==> flow/design.v <==
module FDIVIDER(
    input  logic ACLK,
    input  logic RESTN,
    output logic SCLK,
    output logic TICK    
);
logic [3:0]count;
assign TICK = (count == 4'd4) && !SCLK;
always_ff@(posedge ACLK)begin
    if(!RESTN)begin
        count <= 0;
        SCLK <= 0;
    end else begin
        if(count == 4'd4)begin
            count <= 0;
            SCLK <= ~SCLK;
        end else begin
            count <= count +1;
        end
    end
end
endmodule
module FIFO_MANAGER(
    input logic Tx_full,
    input logic SS_full,
    input logic Tx_empty,
    input logic SS_empty,
    output logic FREADY_full,
    output logic FREADY_empty
);
always_comb begin : Full_empty_block
    if(Tx_full | SS_full)begin
        FREADY_full = 0;
    end else begin
        FREADY_full = 1;
    end
    if(Tx_empty | SS_empty) begin
        FREADY_empty = 0;
    end else begin
        FREADY_empty = 1;
    end
end
endmodule
module Async_Tx_FIFO #(
    parameter DATA_WIDTH = 32,
    parameter ADDR_WIDTH = 4  
)(
    input  logic [DATA_WIDTH-1:0] data_in,
    input  logic wr_en,
    input  logic rd_en,
    input  logic ACLK,    
    input  logic SCLK,    
    input  logic rst_n,
    output logic [DATA_WIDTH-1:0] data_out,
    output logic empty,
    output logic full
);
    logic [DATA_WIDTH-1:0] mem [0:(1<<ADDR_WIDTH)-1];
    logic [ADDR_WIDTH:0] wr_ptr_bin, rd_ptr_bin;
    logic [ADDR_WIDTH:0] wr_ptr_gry, rd_ptr_gry;
    logic [ADDR_WIDTH:0] wr_ptr_sync1, wr_ptr_sync2;
    logic [ADDR_WIDTH:0] rd_ptr_sync1, rd_ptr_sync2;
    always_ff @(posedge ACLK) begin
        if (!rst_n) begin
            wr_ptr_bin <= 0;
            wr_ptr_gry <= 0;
        end else if (wr_en && !full) begin
            wr_ptr_bin <= wr_ptr_bin + 1;
            wr_ptr_gry <= ((wr_ptr_bin + 1) >> 1) ^ (wr_ptr_bin + 1);
        end
    end
    always_ff @(posedge ACLK) begin
        if (rst_n && wr_en && !full)
            mem[wr_ptr_bin[ADDR_WIDTH-1:0]] <= data_in;
    end
    always_ff @(posedge ACLK) begin
        if (!rst_n) begin
            rd_ptr_bin <= 0;
            rd_ptr_gry <= 0;
            data_out   <= 0;
        end else if (SCLK && rd_en && !empty) begin
            rd_ptr_bin <= rd_ptr_bin + 1;
            rd_ptr_gry <= ((rd_ptr_bin + 1) >> 1) ^ (rd_ptr_bin + 1);
            data_out   <= mem[rd_ptr_bin[ADDR_WIDTH-1:0]];
        end
    end
    always_ff @(posedge ACLK) begin
        if (!rst_n) begin
            wr_ptr_sync1 <= 0;
            wr_ptr_sync2 <= 0;
        end else if (SCLK) begin
            wr_ptr_sync1 <= wr_ptr_gry;
            wr_ptr_sync2 <= wr_ptr_sync1;
        end
    end
    always_ff @(posedge ACLK) begin
        if (!rst_n) begin
            rd_ptr_sync1 <= 0;
            rd_ptr_sync2 <= 0;
        end else begin
            rd_ptr_sync1 <= rd_ptr_gry;
            rd_ptr_sync2 <= rd_ptr_sync1;
        end
    end
    assign empty = (wr_ptr_sync2 == rd_ptr_gry);
    assign full  = (wr_ptr_gry == {~rd_ptr_sync2[ADDR_WIDTH:ADDR_WIDTH-1], rd_ptr_sync2[ADDR_WIDTH-2:0]});
endmodule
module Async_SS_FIFO #(
    parameter DATA_WIDTH = 32,
    parameter ADDR_WIDTH = 4  
)(
    input  logic [DATA_WIDTH-1:0] data_in,
    input  logic wr_en,
    input  logic rd_en,
    input  logic ACLK,    
    input  logic SCLK,    
    input  logic rst_n,
    output logic [DATA_WIDTH-1:0] data_out,
    output logic empty,
    output logic full
);
    logic [DATA_WIDTH-1:0] mem [0:(1<<ADDR_WIDTH)-1];
    logic [ADDR_WIDTH:0] wr_ptr_bin, rd_ptr_bin;
    logic [ADDR_WIDTH:0] wr_ptr_gry, rd_ptr_gry;
    logic [ADDR_WIDTH:0] wr_ptr_sync1, wr_ptr_sync2;
    logic [ADDR_WIDTH:0] rd_ptr_sync1, rd_ptr_sync2;
    always_ff @(posedge ACLK) begin
        if (!rst_n) begin
            wr_ptr_bin <= 0;
            wr_ptr_gry <= 0;
        end else if (wr_en && !full) begin
            wr_ptr_bin <= wr_ptr_bin + 1;
            wr_ptr_gry <= ((wr_ptr_bin + 1) >> 1) ^ (wr_ptr_bin + 1);
        end
    end
    always_ff @(posedge ACLK) begin
        if (rst_n && wr_en && !full)
            mem[wr_ptr_bin[ADDR_WIDTH-1:0]] <= data_in;
    end
    always_ff @(posedge ACLK) begin
        if (!rst_n) begin
            rd_ptr_bin <= 0;
            rd_ptr_gry <= 0;
            data_out   <= 0;
        end else if (SCLK && rd_en && !empty) begin
            rd_ptr_bin <= rd_ptr_bin + 1;
            rd_ptr_gry <= ((rd_ptr_bin + 1) >> 1) ^ (rd_ptr_bin + 1);
            data_out   <= mem[rd_ptr_bin[ADDR_WIDTH-1:0]];
        end
    end
    always_ff @(posedge ACLK) begin
        if (!rst_n) begin
            wr_ptr_sync1 <= 0;
            wr_ptr_sync2 <= 0;
        end else if (SCLK) begin
            wr_ptr_sync1 <= wr_ptr_gry;
            wr_ptr_sync2 <= wr_ptr_sync1;
        end
    end
    always_ff @(posedge ACLK) begin
        if (!rst_n) begin
            rd_ptr_sync1 <= 0;
            rd_ptr_sync2 <= 0;
        end else begin
            rd_ptr_sync1 <= rd_ptr_gry;
            rd_ptr_sync2 <= rd_ptr_sync1;
        end
    end
    assign empty = (wr_ptr_sync2 == rd_ptr_gry);
    assign full  = (wr_ptr_gry == {~rd_ptr_sync2[ADDR_WIDTH:ADDR_WIDTH-1], rd_ptr_sync2[ADDR_WIDTH-2:0]});
endmodule
module AXI_SLAVE(
    input logic ACLK,
    input logic ARESETN,
    input logic [31:0]AWADDR,
    input logic AWVALID,
    output logic AWREADY,
    input logic [31:0]WDATA,
    input logic WVALID,
    output logic WREADY,
    output logic[1:0]BRESP,
    output logic BVALID,
    input logic BREADY,
    input logic FREADY_full,
    output logic wr_en,
    output logic[31:0]Tx_data_out,
    output logic[31:0]SS_data_out
);
 localparam logic [31:0] Tx_address = 32'h0;
 localparam logic [31:0] SS_address = 32'h2;
 typedef enum logic[1:0]{
    IDEAL,
    DECODE,
    EXECUTE
 } state_t;
typedef enum logic{
    START,
    OK
}phase_t;
logic ready;
logic [31:0]data_buffer_1;
logic [31:0]addr_buffr;
state_t state;
phase_t phase;
logic AWalrt;
logic Walrt;
always_ff@(posedge ACLK)begin : AXI_SLAVE
    if(!ARESETN)begin
        wr_en <= 0;
        state <= IDEAL;
        BRESP <= 2'b00;
        BVALID <= 0;
        Tx_data_out <= 0;
        SS_data_out <= 0;
    end else begin
        wr_en <= 0;
        case(state)
            IDEAL: begin
                BRESP <= 2'b00;
                if(ready) begin
                    state <= DECODE;
                end
            end
            DECODE:begin
                BRESP <= 2'b00;
                case(addr_buffr)
                    Tx_address: begin
                        Tx_data_out <= data_buffer_1;
                        BRESP <= 2'b00;
                    end
                    SS_address: begin
                        SS_data_out <= data_buffer_1;
                        BRESP <= 2'b00;
                    end
                    default: begin
                        BRESP <= 2'b10;
                    end
                endcase
                if(BVALID & BREADY) begin
                    BVALID <= 0;
                    state <= EXECUTE;
                end else begin
                    BVALID <= 1;
                end
            end
            EXECUTE:begin
                BVALID <= 0;
                wr_en <= (addr_buffr == Tx_address);  
                state <= IDEAL;
                BRESP <= 2'b00;
            end
            default: state <= IDEAL;
        endcase
    end
end
always_ff@(posedge ACLK)begin : handshake_block
    if(!ARESETN)begin
        phase <= START;
        ready <= 0;
        AWalrt <= 0;
        Walrt <= 0;
    end else begin
        case(phase)
            START:begin
                if(AWVALID & AWREADY) begin
                    AWalrt <= 1;  
                    addr_buffr <= AWADDR;
                 end
                if(WVALID & WREADY)begin
                    Walrt <= 1;     
                    data_buffer_1 <= WDATA;
                end
                if(AWalrt & Walrt) begin    
                ready <= 1; 
                phase <= OK;
                end
            end
            OK:begin
                ready <= 0;
                AWalrt <= 0;
                Walrt <= 0;
                if(BVALID & BREADY) begin  
                    phase <= START; 
                end
            end
        endcase
    end
end
always_comb begin : ready_block
    if(FREADY_full && (phase == START) && (state == IDEAL) && !wr_en)begin
        AWREADY = !AWalrt;
        WREADY = !Walrt;
    end else begin
        AWREADY = 0;
        WREADY = 0;
    end
end
endmodule
module DATA_BUFFER(
    input logic[31:0] din_1,
    input logic[31:0]din_2,
    input logic go,
    input logic ACLK,
    input logic SCLK,
    input logic ARESETN,
    input logic SRESP,
    output logic DREADY,
    output logic [33:0]dout
);
typedef enum logic[2:0]{
    IDEAL,
    WAIT_FIFO,
    FETCH,
    CONCATENATE,
    VALIDATE
} state_t;
logic [31:0] SS_buffer_1;
logic [1:0] SS_buffer_2;
state_t state;
always_ff@(posedge ACLK) begin : data_fetch_block
    if(!ARESETN)begin
        state <= IDEAL;
        DREADY <= 0;
    end else if(SCLK) begin
        case(state)
            IDEAL:begin
                DREADY <= 0;
                if(go) begin
                    state <= WAIT_FIFO;
                end
            end
            WAIT_FIFO: begin
                state <= FETCH;
            end
            FETCH:begin
                SS_buffer_1 <= din_1;
                SS_buffer_2 <= din_2[1:0];
                state <= CONCATENATE;
            end
            CONCATENATE:begin
                dout <= {SS_buffer_2,SS_buffer_1};
                state <= VALIDATE;
                DREADY <= 1;
            end
            VALIDATE:begin
                if(DREADY & SRESP)begin
                    state <= IDEAL;
                end
            end
            default: state <= IDEAL;
        endcase
    end
end
endmodule
module SPI_MASTER(
    input logic ACLK,
    input logic FSCLK,
    input logic FTICK,
    input logic ARESETN,
    input logic FREADY_empty,
    input logic DREADY,
    input logic [33:0] din,
    output logic go,
    output logic SRESP,
    output logic rd_en,
    output logic[1:0]SS,
    output logic MOSI,
    output logic SCLK,
    input logic MISO
);
typedef enum logic[2:0]{
    IDEAL,
    WAIT_FIFO,
    FETCH,
    START,
    DONE,
    VALIDATE
} state_t;
logic [5:0]count;
logic [31:0] data_buffer_3;
logic [1:0] data_buffer_4;
state_t state;
assign SCLK = (state == START && count != 6'd0) ? FSCLK : 0;
always_ff@(posedge ACLK) begin : main_FSM_block
    if(!ARESETN)begin
        state <= IDEAL;
        count <= 0;
        rd_en <= 0;
        go <= 0;
        SRESP <= 0;
        SS <= 0;
        MOSI <= 0;
    end else if(FTICK) begin
        case(state)
            IDEAL:begin
                go <= 0;
                if(FREADY_empty)begin
                    go <= 1;
                    rd_en <= 1;
                    state <= WAIT_FIFO;
                    count <= 0;
                end
            end
            WAIT_FIFO:begin
                rd_en <= 0;
                go <= 0;
                state <=FETCH;
            end
            FETCH:begin
                if(DREADY) begin
                    data_buffer_3 <= din[31:0];
                    data_buffer_4 <= din[33:32];
                    SS <= din[33:32];
                    state <= START;
                end
            end
            START:begin
                if(count == 6'd32) begin
                    state <= DONE;
                end else begin
                    if(DREADY) begin
                        MOSI <= data_buffer_3[31];
                        data_buffer_3 <= {data_buffer_3[30:0],1'b0};
                        count <= count +1;
                    end
                end
            end
            DONE: begin
                SRESP <= 1;
                state <= VALIDATE;
            end
            VALIDATE:begin
                SRESP <= 0;
                state <= IDEAL;
            end
            default: state <= IDEAL;
        endcase
    end
end
endmodule
module Module_Wrapper (
    input logic ACLK,
    input logic ARESETN,
    input  logic [31:0] AWADDR,
    input  logic AWVALID,
    output logic AWREADY,
    input  logic [31:0] WDATA,
    input  logic WVALID,
    output logic WREADY,
    output logic [1:0] BRESP,
    output logic BVALID,
    input  logic BREADY,
    output logic [1:0] SS,
    output logic MOSI,
    output logic SCLK,
    input  logic MISO
);
    logic sclk_int, sclk_tick;
    logic fready_full, fready_empty;
    logic wr_en, rd_en;
    logic [31:0] tx_data_bus, ss_data_bus;
    logic [31:0] fifo_tx_out, fifo_ss_out;
    logic [33:0] data_to_master;
    logic go, dready, sresp;
    logic tx_full, tx_empty, ss_full, ss_empty;
    FDIVIDER fdiv_inst (
        .ACLK(ACLK),
        .RESTN(ARESETN),
        .SCLK(sclk_int),
        .TICK(sclk_tick)
    );
    AXI_SLAVE axi_inst (
        .ACLK(ACLK),
        .ARESETN(ARESETN),
        .AWADDR(AWADDR), .AWVALID(AWVALID), .AWREADY(AWREADY),
        .WDATA(WDATA), .WVALID(WVALID), .WREADY(WREADY),
        .BRESP(BRESP), .BVALID(BVALID), .BREADY(BREADY),
        .FREADY_full(fready_full),
        .wr_en(wr_en),
        .Tx_data_out(tx_data_bus),
        .SS_data_out(ss_data_bus)
    );
    Async_Tx_FIFO tx_fifo_inst (
        .ACLK(ACLK),
        .SCLK(sclk_tick),
        .rst_n(ARESETN),
        .data_in(tx_data_bus),
        .wr_en(wr_en),
        .rd_en(rd_en),
        .data_out(fifo_tx_out),
        .full(tx_full),
        .empty(tx_empty)
    );
    Async_SS_FIFO ss_fifo_inst (
        .ACLK(ACLK),
        .SCLK(sclk_tick),
        .rst_n(ARESETN),
        .data_in(ss_data_bus),
        .wr_en(wr_en),
        .rd_en(rd_en),
        .data_out(fifo_ss_out),
        .full(ss_full),
        .empty(ss_empty)
    );
    FIFO_MANAGER fifo_mgmt_inst (
        .Tx_full(tx_full), .SS_full(ss_full),
        .Tx_empty(tx_empty), .SS_empty(ss_empty),
        .FREADY_full(fready_full), .FREADY_empty(fready_empty)
    );
    DATA_BUFFER dbuff_inst (
        .din_1(fifo_tx_out), .din_2(fifo_ss_out),
        .go(go), .ACLK(ACLK), .SCLK(sclk_tick), .ARESETN(ARESETN),
        .SRESP(sresp), .DREADY(dready),
        .dout(data_to_master)
    );
    SPI_MASTER master_inst (
        .ACLK(ACLK), .FSCLK(sclk_int), .FTICK(sclk_tick), .ARESETN(ARESETN),
        .FREADY_empty(fready_empty),
        .DREADY(dready), .din(data_to_master),
        .go(go), .SRESP(sresp), .rd_en(rd_en),
        .SS(SS), .MOSI(MOSI), .SCLK(SCLK), .MISO(MISO)
    );
endmodule
# --- Step by step through the tools: Module_Wrapper ---
# What the tools print for Module_Wrapper, step after step.
# Lines are those of the file above, counted from 1.
# Operators: Yosys type, input widths -> output width; for muxes data width and select width s.
# Cell names lack the library's common part.
setup:
  top: "Module_Wrapper"
  clk_port: "ACLK"
  lib: "sky130hd"
  corner: "tt_025C_1v80"

# --- Elaborated design ---
# Source: Yosys, flattened and elaborated, memories not mapped. Widths are those after wreduce. Registers that Yosys merges into a memory's read port (data or address) are not register bits. Print and check cells do not count.
# Memory sizes are those after Yosys's memory passes, which may raise the word count (mostly to a power of two), join words into wider ones and drop unused or constant bits.
word_totals:
  register_bits: 342
  mem_bits_rw: 1024
  clocked_rd_ports_x_width: 64
  n_memories: 2
  in_bits: 70
  out_inout_bits: 9
  elab_cells: 200
memory_table:
  columns: ["name", "words", "width", "read_ports", "write_ports", "line_no", "rtl"]
  rows:
  - ["ss_fifo_inst.mem", 16, 32, 1, 1, 122, "logic [DATA_WIDTH-1:0] mem [0:(1<<ADDR_WIDTH)-1];"]
  - ["tx_fifo_inst.mem", 16, 32, 1, 1, 58, "logic [DATA_WIDTH-1:0] mem [0:(1<<ADDR_WIDTH)-1];"]
op_classes:
  addsub: 6
  eq_ne: 30
  muxes: 46
  bitwise: 17
  n_reduce_logical: 56
ops:
  columns: ["operator", "count"]
  rows:
  - ["$mux 32", 5]
  - ["$pmux 32 s2", 1]
  - ["$eq 32x2->1 const B", 1]
  - ["$logic_not 32->1", 1]
  - ["$pmux 3 s5", 2]
  - ["$add 5x1->6 const B", 4]
  - ["$reduce_and 3->1", 7]
  - ["$eq 5x5->1", 4]
  - ["$xor 5x5->5", 4]
  - ["$mux 6", 3]
  - ["$pmux 1 s2", 9]
  - ["$ne 2x1->1 const B", 8]
  - ["$mux 3", 5]
  - ["$reduce_and 2->1", 7]
  - ["$reduce_bool 2->1", 7]
  - ["$logic_and 1x1->1", 13]
  - ["$mux 1", 13]
  - ["$eq 3x2->1 const B", 4]
  - ["$pmux 6 s2", 1]
  - ["$logic_not 1->1", 10]
  - ["$eq 3x3->1 const B", 3]
  - ["$ne 2x2->1 const B", 4]
  - ["$reduce_and 4->1", 2]
  - ["$pmux 2 s2", 2]
  - ["$mux 4", 2]
  - ["$reduce_or 2->1", 3]
  - ["$eq 3x1->1 const B", 2]
  - ["$logic_not 3->1", 2]
# Other operator kinds: 15; their cells: 26.

# --- Depth ---
# Longest topological path by Yosys (ltp), each cell counted once; first at word level (registers and memories cut), then after technology mapping (sequential cells cut; the memories' decode and read muxes count).
logic_depth:
  word_depth: 11
  abc_area: 0
  mapped_depth: 10
  ltp_nobuf: 7

# --- Netlist ---
# Yosys stat after the flow's synthesis: flattened, memories mapped to cells. It holds for the ABC_AREA given above (unset counts as 0); a run with the other value may have another netlist.
mapped:
  stdcells: 1913
  mapped_area_um2: 33857.5
  seqArea_um2: 25004.0
  ff_cells: 895
  buffers: 112
types:
  columns: ["type", "count", "area_total_um2"]
  rows:
  - ["edfxtp_1", 708, 2.13E+04]
  - ["dfxtp_1", 187, 3743.59]
  - ["mux4_2", 136, 3.06E+03]
  - ["mux2i_1", 94, 940.902]
  - ["nand2_1", 128, 480.461]
  - ["nor2b_1", 66, 412.896]
  - ["mux2_2", 31, 349.085]
  - ["xnor2_1", 38, 332.819]
  - ["a21boi_0", 39, 292.781]
  - ["a22o_1", 32, 280.269]
  - ["a22oi_1", 35, 262.752]
  - ["o21ai_0", 45, 225.216]
  - ["and2_1", 34, 212.704]
  - ["clkbuf_1", 56, 210.202]
  - ["ha_1", 14, 175.168]
  - ["nand3_1", 30, 150.144]
  - ["buf_2", 23, 115.11]
  - ["nor2_1", 28, 105.101]
# Not listed: further types 43, cells in them 189.
# The figures by module come from a second, unflattened synthesis with its own total; it is not the netlist above.
hier_totals:
  hier_cells: 3087
  area_unflattened_um2: 54778.8
# Rows give one instance, submodules left out.
modules:
  columns: ["mod", "n_inst", "cells", "area_um2", "mod_seq_area_um2"]
  rows:
  - ["Async_SS_FIFO", 1, 1218, 22579.2, 16816.1]
  - ["Async_Tx_FIFO", 1, 1218, 22579.2, 16816.1]
  - ["AXI_SLAVE", 1, 363, 4852.2, 3403.3]
  - ["DATA_BUFFER", 1, 92, 2299.7, 2162.1]
  - ["SPI_MASTER", 1, 170, 2223.4, 1321.3]
  - ["FDIVIDER", 1, 24, 237.7, 100.1]
  - ["FIFO_MANAGER", 1, 2, 7.5, 0.0]
  - ["Module_Wrapper", 1, 0, 0.0, 0.0]

# --- Path before layout ---
# Path of least setup slack by OpenSTA after synthesis, without wires, with an ideal clock, recovery checks aside; 20% of the period is set as input and as output delay. Where synthesis merged equal registers, the netlist keeps one of their names.
synth_path:
  path_kind: "input port to flip-flop"
  startpoint: "input ARESETN"
  endpoint: "memory tx_fifo_inst.mem[3][0]"
  period_ps: 7000
  input_delay_ps: 1400
  setup_time_ps: 501
  launch_ps: 1400
  t_arrival_ps: 5206
  t_required_ps: 6499
  slack_ps: 1293
  path_delay_ps: 4307
  stages: 4
  n_path_buf: 2
  synth_period_reached_ps: 5707
# "path_delay_ps" = arrival - input delay + setup time.
# "stages" counts driving pins, that of a launching flip-flop among them; a cell with two outputs on the path counts twice.
# "synth_period_reached_ps" = period - worst setup slack (recovery checks aside). The figure is calculated, with input and output delays left at 20% of the set period.
# The rows between start and end are the longest chain of elaborated cells between them; the timing report does not say that the signal goes this way. Where chains are equally long, one stands for them.
# A line is the first line of the expression or statement that the cell stems from. Yosys adds cells for indexed reads and writes and turns some case tables into memories.
# The path ends at the enable pin of a flip-flop; only ways to that pin are counted.
synth_between:
  cell_sequence: "clkbuf_1 -> clkbuf_1 -> nand2_1 -> nor4_1"
  elab_chain_cells: 3
  cells_between: 4
  cone_classes: "2 x mux; 2 x reduce/logical"
synth_lines:
  columns: ["element", "line_no", "rtl"]
  rows:
  - ["from (decl)", 443, "input logic ARESETN,"]
  - ["$logic_and 1x1->1 (2 in a row)", 73, "if (rst_n && wr_en && !full)"]
  - ["$mux 4", 73, null]
  - ["to (decl)", 58, "logic [DATA_WIDTH-1:0] mem [0:(1<<ADDR_WIDTH)-1];"]

# --- Timing after layout ---
# From the final timing report of run 1: the path of least setup slack in the routed layout; clock arrival at registers is part of the times.
# The report prints the path's times to 10 ps; the period is as set.
layout_path:
  path_kind: "flip-flop to output port"
  startpoint: "register ss_fifo_inst.wr_ptr_gry[0]"
  endpoint: "output AWREADY"
  period_ps: 7000
  out_delay_ps: 1400
  launch_ps: 690
  t_arrival_ps: 2780
  t_required_ps: 5600
  slack_ps: 2820
  stages: 7
  n_path_buf: 1
# The rows between start and end are the longest chain of elaborated cells between them; the timing report does not say that the signal goes this way. Where chains are equally long, one stands for them.
layout_between:
  cell_sequence: "dfxtp_1 -> xnor2_1 -> nand3_1 -> o211ai_1 -> o21bai_1 -> nor2_1 -> clkdlybuf4s50_1"
  elab_chain_cells: 7
  cells_between: 7
  lines_between: 3
  cone_classes: "1 x eq/ne; 2 x mux; 1 x logic; 3 x reduce/logical"
layout_lines:
  columns: ["element", "line_no", "rtl"]
  rows:
  - ["from (decl)", 124, "logic [ADDR_WIDTH:0] wr_ptr_gry, rd_ptr_gry;"]
  - ["from (assign)", 130, "wr_ptr_gry <= 0;"]
  - ["from (assign)", 133, "wr_ptr_gry <= ((wr_ptr_bin + 1) >> 1) ^ (wr_ptr_bin + 1);"]
  - ["$eq 5x5->1", 170, "assign full  = (wr_ptr_gry == {~rd_ptr_sync2[ADDR_WIDTH:ADDR_WIDTH-1], rd_ptr_sync2[ADDR_WIDTH-2:0]});"]
  - ["$or 1x1->1", 32, "if(Tx_full | SS_full)begin"]
  - ["$mux 1", 32, null]
  - ["$logic_and 1x1->1 (3 in a row)", 290, "if(FREADY_full && (phase == START) && (state == IDEAL) && !wr_en)begin"]
  - ["$mux 1", 290, null]
  - ["to (decl)", 446, "output logic AWREADY,"]

Measured data: module Module_Wrapper, platform sky130hd, 3 stored runs of the flow under differing settings, order arbitrary. Input and output delays are each 20% of the period that was set; the output load is 0.01 pF.
"timing.achieved_period_ps": clock period set for the run, less the worst setup slack. It is reckoned from that one timing run; input and output delays stay at 20% of the period that was set.
By "worstPathTime_ps" is meant the share of the clock period that the worst setup path is allowed (20% is reserved at inputs, 20% at outputs), minus its slack. Clock arrival times at its registers enter into it.
"power_mw" rests on the timing tool's default activity at the inputs, not on a simulated workload.
"worstPathTime_ps" is known to 10 ps.

--- run 1 ---
==> flow/run.sh <==
#!/bin/bash
# the make line also repeats the synthesis and layout settings of config.mk as NAME=value (left out here)
make -C /OpenROAD-flow-scripts/flow DESIGN_CONFIG=/design/flow/config.mk WORK_HOME=/design/flow/orfs CLKGATE_MAP_FILE= finish
==> flow/config.mk <==
export PLATFORM = sky130hd
export DESIGN_NAME = Module_Wrapper
export DESIGN_NICKNAME = Module_Wrapper
export VERILOG_FILES = /design/flow/design.v
export SDC_FILE = /design/flow/constraint.sdc
export NUM_CORES = 4
export LEC_CHECK = 0
export CAP_MARGIN = 20
export CELL_PAD_IN_SITES_DETAIL_PLACEMENT = 2
export CELL_PAD_IN_SITES_GLOBAL_PLACEMENT = 3
export CORE_ASPECT_RATIO = 0.57
export CORE_MARGIN = 6
export CORE_UTILIZATION = 48
export CTS_CLUSTER_DIAMETER = 34
export CTS_CLUSTER_SIZE = 51
export GPL_ROUTABILITY_DRIVEN = 0
export GPL_TIMING_DRIVEN = 1
export MAX_ROUTING_LAYER = met4
export SETUP_SLACK_MARGIN = 1.59
export SLEW_MARGIN = 0
export TNS_END_PERCENT = 95
==> flow/constraint.sdc <==
create_clock -name core_clock -period 7.0 [get_ports {ACLK}]
set_input_delay 1.4000 -clock core_clock [delete_from_list [all_inputs] [get_ports {ACLK}]]
set_output_delay 1.4000 -clock core_clock [all_outputs]
set_load 0.01 [all_outputs]

==> results, as YAML <==
results:
  worstPathTime_ps: 2780
  timing.worst_path_kind: "flip-flop to output port"
  setupTns_ps: 0
  final_util_frac: 0.575
  layout_stdcell_area_um2: 39505.4
  ws_hold_ps: 419
  dieArea_um2: 77308.7
  timing.achieved_period_ps: 4180
  worst_setup_slack_ps: 2820
  power_mw: 11.751
  ys_area_um2: 33857.5

--- run 2 ---
==> flow/run.sh <==
#!/bin/bash
# the make line also repeats the synthesis and layout settings of config.mk as NAME=value (left out here)
make -C /OpenROAD-flow-scripts/flow DESIGN_CONFIG=/design/flow/config.mk WORK_HOME=/design/flow/orfs CLKGATE_MAP_FILE= finish
==> flow/config.mk <==
export PLATFORM = sky130hd
export DESIGN_NAME = Module_Wrapper
export DESIGN_NICKNAME = Module_Wrapper
export VERILOG_FILES = /design/flow/design.v
export SDC_FILE = /design/flow/constraint.sdc
export NUM_CORES = 4
export LEC_CHECK = 0
export CAP_MARGIN = 20
export CELL_PAD_IN_SITES_GLOBAL_PLACEMENT = 1
export CORE_MARGIN = 2
export CORE_UTILIZATION = 42
export GPL_ROUTABILITY_DRIVEN = 0
export MIN_ROUTING_LAYER = met2
export PLACE_DENSITY_LB_ADDON = 0.26
export SLEW_MARGIN = 20
export TNS_END_PERCENT = 10
==> flow/constraint.sdc <==
create_clock -name core_clock -period 2.59 [get_ports {ACLK}]
set_input_delay 0.5180 -clock core_clock [delete_from_list [all_inputs] [get_ports {ACLK}]]
set_output_delay 0.5180 -clock core_clock [all_outputs]
set_load 0.01 [all_outputs]

==> results, as YAML <==
results:
  worstPathTime_ps: 1970
  timing.worst_path_kind: "flip-flop to output port"
  setupTns_ps: 0
  final_util_frac: 0.498
  layout_stdcell_area_um2: 39883.3
  ws_hold_ps: 266
  dieArea_um2: 82900.8
  timing.achieved_period_ps: 2486
  worst_setup_slack_ps: 104
  power_mw: 29.524
  ys_area_um2: 33857.5

--- run 3 ---
==> flow/run.sh <==
#!/bin/bash
# the make line also repeats the synthesis and layout settings of config.mk as NAME=value (left out here)
make -C /OpenROAD-flow-scripts/flow DESIGN_CONFIG=/design/flow/config.mk WORK_HOME=/design/flow/orfs CLKGATE_MAP_FILE= finish
==> flow/config.mk <==
export PLATFORM = sky130hd
export DESIGN_NAME = Module_Wrapper
export DESIGN_NICKNAME = Module_Wrapper
export VERILOG_FILES = /design/flow/design.v
export SDC_FILE = /design/flow/constraint.sdc
export NUM_CORES = 4
export LEC_CHECK = 0
export ABC_AREA = 0
export CAP_MARGIN = 20
export CELL_PAD_IN_SITES_DETAIL_PLACEMENT = 1
export CORE_MARGIN = 10
export CORE_UTILIZATION = 21
export CTS_CLUSTER_DIAMETER = 188
export CTS_CLUSTER_SIZE = 25
export GPL_ROUTABILITY_DRIVEN = 0
export MAX_ROUTING_LAYER = met5
export PLACE_DENSITY_LB_ADDON = 0.02
export SETUP_SLACK_MARGIN = -0.25
export SLEW_MARGIN = 20
export TNS_END_PERCENT = 80
==> flow/constraint.sdc <==
create_clock -name core_clock -period 3.1 [get_ports {ACLK}]
set_input_delay 0.6200 -clock core_clock [delete_from_list [all_inputs] [get_ports {ACLK}]]
set_output_delay 0.6200 -clock core_clock [all_outputs]
set_load 0.01 [all_outputs]

==> results, as YAML <==
results:
  worstPathTime_ps: 2470
  timing.worst_path_kind: "flip-flop to output port"
  setupTns_ps: 0
  final_util_frac: 0.245
  layout_stdcell_area_um2: 39230.1
  ws_hold_ps: 252
  dieArea_um2: 177688.0
  timing.achieved_period_ps: 3093
  worst_setup_slack_ps: 7
  power_mw: 19.825
  ys_area_um2: 33857.5
